==> flow/design.v <==
module b8Xb8_s16( 
  input clk,
  input rst_n, 
  input [7:0] in1_0  ,
  input [7:0] in1_1  ,
  input [7:0] in1_2  ,
  input [7:0] in1_3  ,
  input [7:0] in1_4  ,
  input [7:0] in1_5  ,
  input [7:0] in1_6  ,
  input [7:0] in1_7  ,
  input [7:0] in1_8  ,
  input [7:0] in1_9  ,
  input [7:0] in1_10 ,
  input [7:0] in1_11 ,
  input [7:0] in1_12 ,
  input [7:0] in1_13 ,
  input [7:0] in1_14 ,
  input [7:0] in1_15 ,
  input [7:0] in2_0  ,
  input [7:0] in2_1  ,
  input [7:0] in2_2  ,
  input [7:0] in2_3  ,
  input [7:0] in2_4  ,
  input [7:0] in2_5  ,
  input [7:0] in2_6  ,
  input [7:0] in2_7  ,
  input [7:0] in2_8  ,
  input [7:0] in2_9  ,
  input [7:0] in2_10 ,
  input [7:0] in2_11 ,
  input [7:0] in2_12 ,
  input [7:0] in2_13 ,
  input [7:0] in2_14 ,
  input [7:0] in2_15 ,
  output [11:0] out
  );
  reg [19:0] psum;
  reg [15:0] prod_0  ;
  reg [15:0] prod_1  ;
  reg [15:0] prod_2  ;
  reg [15:0] prod_3  ;
  reg [15:0] prod_4  ;
  reg [15:0] prod_5  ;
  reg [15:0] prod_6  ;
  reg [15:0] prod_7  ;
  reg [15:0] prod_8  ;
  reg [15:0] prod_9  ;
  reg [15:0] prod_10 ;
  reg [15:0] prod_11 ;
  reg [15:0] prod_12 ;
  reg [15:0] prod_13 ;
  reg [15:0] prod_14 ;
  reg [15:0] prod_15 ;
  always @(negedge rst_n or posedge clk) begin
    if (rst_n == 1'b0) begin
      prod_0  <= 16'b0;
      prod_1  <= 16'b0;
      prod_2  <= 16'b0;
      prod_3  <= 16'b0;
      prod_4  <= 16'b0;
      prod_5  <= 16'b0;
      prod_6  <= 16'b0;
      prod_7  <= 16'b0;
      prod_8  <= 16'b0;
      prod_9  <= 16'b0;
      prod_10 <= 16'b0;
      prod_11 <= 16'b0;
      prod_12 <= 16'b0;
      prod_13 <= 16'b0;
      prod_14 <= 16'b0;
      prod_15 <= 16'b0;
      psum <= 20'b0;
    end else begin
      prod_0  <= in1_0  * in2_0  ;
      prod_1  <= in1_1  * in2_1  ;
      prod_2  <= in1_2  * in2_2  ;
      prod_3  <= in1_3  * in2_3  ;
      prod_4  <= in1_4  * in2_4  ;
      prod_5  <= in1_5  * in2_5  ;
      prod_6  <= in1_6  * in2_6  ;
      prod_7  <= in1_7  * in2_7  ;
      prod_8  <= in1_8  * in2_8  ;
      prod_9  <= in1_9  * in2_9  ;
      prod_10 <= in1_10 * in2_10 ;
      prod_11 <= in1_11 * in2_11 ;
      prod_12 <= in1_12 * in2_12 ;
      prod_13 <= in1_13 * in2_13 ;
      prod_14 <= in1_14 * in2_14 ;
      prod_15 <= in1_15 * in2_15 ;
      psum <= prod_0  + prod_1  + prod_2  + prod_3
           + prod_4  + prod_5  + prod_6  + prod_7
           + prod_8  + prod_9  + prod_10 + prod_11
           + prod_12 + prod_13 + prod_14 + prod_15;
    end
  end
  assign out = psum[19:9];
endmodule
Subject: tool reports on b8Xb8_s16

Hi,

# Tool chain data of b8Xb8_s16

Tool output for the design above before and after an edit, in the order of the flow.
"before" refers to lines of the RTL above, "after" to lines of the edited file.
"change": "after" minus "before" as printed here. "rel. change": 100 x difference / "before".
Operators carry their Yosys type and port widths (W data, S select, Z words).
Library cell names are shortened.
The mark n/a stands for no value.

Design top: b8Xb8_s16
Clock input: clk
Standard-cell library: sky130hd
Library corner: tt_025C_1v80

# Edit of the RTL

Unified diff, file above to edited file.
A script made this edit. It changes what the design does and was not meant as an optimisation.

```diff
@@ -76,5 +76,5 @@
       prod_1  <= in1_1  * in2_1  ;
       prod_2  <= in1_2  * in2_2  ;
-      prod_3  <= in1_3  * in2_3  ;
+      prod_3  <= in1_3  + in2_3  ;
       prod_4  <= in1_4  * in2_4  ;
       prod_5  <= in1_5  * in2_5  ;
```

# After elaboration

Yosys after proc, flatten, opt, wreduce and memory -nomap, before mapping. Enables and synchronous resets that opt folds into registers are not counted as muxes. Memory bits, and registers merged into a memory's read port (data or address), are not among the register bits. Print and check cells are not counted. Equal cells are merged and count once.

Bit counts:

| item                            | before | after | change | rel. change (%) |
| register bits after elaboration | 276    | 269   | -7     | -2.54 |
| latch bits                      | 0      | 0     | 0      | n/a |
| bits in writable memories       | 0      | 0     | 0      | n/a |
| bits in read-only memories      | 0      | 0     | 0      | n/a |
| word width x clocked read ports | 0      | 0     | 0      | n/a |
| memory cells                    | 0      | 0     | 0      | n/a |
| word-level cells                | 48     | 48    | 0      | 0.00 |

Operators by class:

| item                             | before | after | change | rel. change (%) |
| add/subtract/negate cells        | 15     | 16    | +1     | +6.67 |
| $mul                             | 16     | 15    | -1     | -6.25 |
| div/mod/pow operators            | 0      | 0     | 0      | n/a |
| order comparisons                | 0      | 0     | 0      | n/a |
| equality and inequality tests    | 0      | 0     | 0      | n/a |
| shift operators                  | 0      | 0     | 0      | n/a |
| mux-type cells                   | 0      | 0     | 0      | n/a |
| bitwise logic cells              | 0      | 0     | 0      | n/a |
| reductions and logical operators | 0      | 0     | 0      | n/a |

Operators by type and width:

| operator         | before | after | change | rel. change (%) |
| $mul A8 B8 Y16   | 16     | 15    | -1     | -6.25 |
| $add A18 B16 Y19 | 1      | 0     | -1     | -100.00 |
| $add A18 B9 Y19  | 0      | 1     | +1     | n/a |
| $add A8 B8 Y9    | 0      | 1     | +1     | n/a |
| $add A20 B16 Y20 | 11     | 11    | 0      | 0.00 |
| $add A16 B16 Y17 | 1      | 1     | 0      | 0.00 |
| $add A17 B16 Y18 | 1      | 1     | 0      | 0.00 |
| $add A19 B16 Y20 | 1      | 1     | 0      | 0.00 |

# Longest topological paths

Longest topological path by Yosys (ltp), each cell counted once; first at word level (registers and memories cut), then after technology mapping (sequential cells cut; the memories' decode and read muxes count).

Depth:

| item                         | before | after | change | rel. change (%) |
| depth in word-level cells    | 15     | 15    | 0      | 0.00 |
| ABC_AREA                     | 0      | 0     | n/a    | n/a |
| depth in mapped cells        | 19     | 19    | 0      | 0.00 |
| mapped depth without buffers | 19     | 19    | 0      | 0.00 |

# Synthesis result

Yosys stat after the flow's synthesis: flattened, memories mapped to cells. It holds for the ABC_AREA given above (unset counts as 0); a run with the other value may have another netlist.

Cells by type:

| cell     | before | after | change | rel. change (%) |
| inv_1    | 1,113  | 1,053 | -60    | -5.39 |
| and2_1   | 559    | 516   | -43    | -7.69 |
| fa_1     | 795    | 753   | -42    | -5.28 |
| nand2_1  | 522    | 494   | -28    | -5.36 |
| nor2_1   | 107    | 135   | +28    | +26.17 |
| ha_1     | 602    | 581   | -21    | -3.49 |
| nand3_1  | 22     | 36    | +14    | +63.64 |
| a21oi_1  | 116    | 103   | -13    | -11.21 |
| clkbuf_1 | 2      | 14    | +12    | +600.00 |
| or3_1    | 28     | 18    | -10    | -35.71 |
| o21ai_0  | 59     | 51    | -8     | -13.56 |
| nor3_1   | 32     | 40    | +8     | +25.00 |
| xor2_1   | 17     | 9     | -8     | -47.06 |
| dfrtp_1  | 267    | 260   | -7     | -2.62 |
| a211oi_1 | 36     | 29    | -7     | -19.44 |
| a21boi_0 | 17     | 11    | -6     | -35.29 |
| nor2b_1  | 16     | 22    | +6     | +37.50 |
| o21ba_2  | 2      | 8     | +6     | +300.00 |

The list need not be complete.

Synthesis totals:

| item                             | before    | after     | change     | rel. change (%) |
| cells in the netlist             | 4,684     | 4,512     | -172       | -3.67 |
| cell area after synthesis (mm^2) | 0.0451583 | 0.0434767 | -0.0016816 | -3.72 |
| mapped flip-flops                | 267       | 260       | -7         | -2.62 |

# Worst setup path after synthesis

OpenSTA on the mapped netlist: ideal clock, no wires. The path of least setup slack (recovery checks aside). Input and output delay are each 20% of the period. Register names are those of the netlist, which keeps one name where synthesis merged equal registers.

Path after synthesis:

| item                          | before         | after           | change | rel. change (%) |
| kind                          | input-to-reg   | input-to-reg    | n/a    | n/a |
| from                          | in in1_3[5]    | in in1_15[5]    | n/a    | n/a |
| to                            | reg prod_3[15] | reg prod_15[14] | n/a    | n/a |
| period (ps)                   | 7,500          | 7,500           | 0      | 0.00 |
| input delay (ps)              | 1,500          | 1,500           | 0      | 0.00 |
| arrival time (ps)             | 5,231          | 5,203           | -28    | -0.54 |
| setup slack (ps)              | 2,144          | 2,217           | +73    | n/a |
| path delay (ps)               | 3,856          | 3,783           | -73    | -1.89 |
| stages on the path            | 15             | 15              | 0      | 0.00 |
| buffers on the path           | 1              | 1               | 0      | 0.00 |
| synthesis period reached (ps) | 5,356          | 5,283           | -73    | -1.36 |

"path delay" is the arrival time less input delay plus setup time.
"stages on the path" counts driving pins, that of a launching flip-flop among them; a cell with two outputs on the path counts twice.
"synthesis period reached" = period - worst setup slack (recovery checks aside). The figure is calculated, with input and output delays left at 20% of the set period.
The rows between start and end are the longest chain of elaborated cells between them; the timing report does not say that the signal goes this way. Where chains are equally long, one stands for them.
Each line given opens the expression or statement behind the cell; cells for indexed reads and writes are added by Yosys, which also makes memories of some case tables.

On the way, after synthesis, before:
Path through: clkbuf_1 -> nand2_1 -> fa_1 -> fa_1 -> inv_1 -> fa_1 -> inv_1 -> fa_1 -> inv_1 -> ha_1 -> or3_1 -> o21a_1 -> a22o_1 -> o41a_1 -> xnor2_1
Length of the longest elaborated chain: 1

RTL lines, path after synthesis, before:

| item           | RTL line | RTL |
| from (decl)    | 7        | `input [7:0] in1_3  ,` |
| $mul A8 B8 Y16 | 78       | `prod_3  <= in1_3  * in2_3  ;` |
| to (assign)    | 60       | `prod_3  <= 16'b0;` |
| to (assign)    | 78       |  |
| to (decl)      | 42       | `reg [15:0] prod_3  ;` |

On the way, after synthesis, after:
Path through: clkbuf_1 -> nand2_1 -> fa_1 -> fa_1 -> inv_1 -> fa_1 -> inv_1 -> fa_1 -> inv_1 -> ha_1 -> or3_1 -> o22ai_1 -> o21ai_1 -> o41ai_1 -> xnor2_1
Length of the longest elaborated chain: 1

RTL lines, path after synthesis, after:

| item           | RTL line | RTL |
| from (decl)    | 19       | `input [7:0] in1_15 ,` |
| $mul A8 B8 Y16 | 90       | `prod_15 <= in1_15 * in2_15 ;` |
| to (assign)    | 72       | `prod_15 <= 16'b0;` |
| to (assign)    | 90       |  |
| to (decl)      | 54       | `reg [15:0] prod_15 ;` |

# Path in the finished layout

From the final timing report of the runs of pair A: the path of least setup slack in the routed layout; clock arrival at registers is part of the times.
The path's times are printed in steps of 10 ps; the period is the one set.

Path post-layout:

| item                | before         | after           | change | rel. change (%) |
| kind                | reg-to-reg     | reg-to-reg      | n/a    | n/a |
| from                | reg prod_6[10] | reg prod_13[15] | n/a    | n/a |
| to                  | reg psum[19]   | reg psum[19]    | n/a    | n/a |
| period (ps)         | 5,740          | 5,740           | 0      | 0.00 |
| arrival time (ps)   | 5,830          | 5,930           | +100   | +1.72 |
| setup slack (ps)    | 320            | 260             | -60    | n/a |
| stages on the path  | 15             | 19              | +4     | +26.67 |
| buffers on the path | 0              | 0               | 0      | n/a |

The rows between start and end are the longest chain of elaborated cells between them; the timing report does not say that the signal goes this way. Where chains are equally long, one stands for them.

On the way, post-layout, before:
Path through: dfrtp_1 -> fa_1 -> fa_1 -> fa_1 -> fa_1 -> fa_1 -> inv_1 -> fa_1 -> inv_1 -> ha_1 -> and4_1 -> a41oi_2 -> nand3b_1 -> a2111oi_0 -> nor3_1
Length of the longest elaborated chain: 10

RTL lines, path post-layout, before:

| item                 | RTL line | RTL |
| from (decl)          | 45       | `reg [15:0] prod_6  ;` |
| from (assign)        | 63       | `prod_6  <= 16'b0;` |
| from (assign)        | 81       | `prod_6  <= in1_6  * in2_6  ;` |
| $add A20 B16 Y20 x10 | 91       | `psum <= prod_0  + prod_1  + prod_2  + prod_3` |
| to (assign)          | 73       | `psum <= 20'b0;` |
| to (assign)          | 91       |  |
| to (decl)            | 38       | `reg [19:0] psum;` |

On the way, post-layout, after:
Path through: dfrtp_1 -> inv_1 -> fa_1 -> inv_1 -> fa_1 -> inv_1 -> fa_1 -> inv_1 -> fa_1 -> inv_1 -> fa_1 -> fa_1 -> inv_1 -> ha_1 -> nand2_1 -> o21ai_1 -> a211oi_2 -> and3_1 -> a211o_1
Length of the longest elaborated chain: 3

RTL lines, path post-layout, after:

| item                | RTL line | RTL |
| from (decl)         | 52       | `reg [15:0] prod_13 ;` |
| from (assign)       | 70       | `prod_13 <= 16'b0;` |
| from (assign)       | 88       | `prod_13 <= in1_13 * in2_13 ;` |
| $add A20 B16 Y20 x3 | 91       | `psum <= prod_0  + prod_1  + prod_2  + prod_3` |
| to (assign)         | 73       | `psum <= 20'b0;` |
| to (assign)         | 91       |  |
| to (decl)           | 38       | `reg [19:0] psum;` |

# Layout results

Both versions went through the flow (Yosys, OpenROAD) with the same settings in each pair. Constraints: input delay and output delay 20% of the set period each, output load 0.01 pF.

Flow settings, pair A:
period_ns: 5.74
CAP_MARGIN: 20
CORE_MARGIN: 2
CORE_UTILIZATION: 40
SLEW_MARGIN: 20

Measured results, pair A:

| item                                     | before    | after     | change     | rel. change (%) |
| chip area after synthesis (Yosys) (mm^2) | 0.0451583 | 0.0434767 | -0.0016816 | -3.72 |
| full die area (mm^2)                     | 0.1156    | 0.111346  | -0.004254  | -3.68 |
| standard-cell area after routing (mm^2)  | 0.052344  | 0.0499904 | -0.0023536 | -4.50 |
| post-route utilization (%)               | 46.7      | 46.5      | -0.2       | n/a |
| worst slack on setup checks (ps)         | 315       | 263       | -52        | n/a |
| final setup TNS (ps)                     | 0         | 0         | 0          | n/a |
| achieved period (ps)                     | 5,425     | 5,477     | +52        | +0.96 |

By "achieved period" is meant the clock period of the run minus its worst setup slack. This is arithmetic on one report: input and output delays are still those of the set period (20% each).

Regards
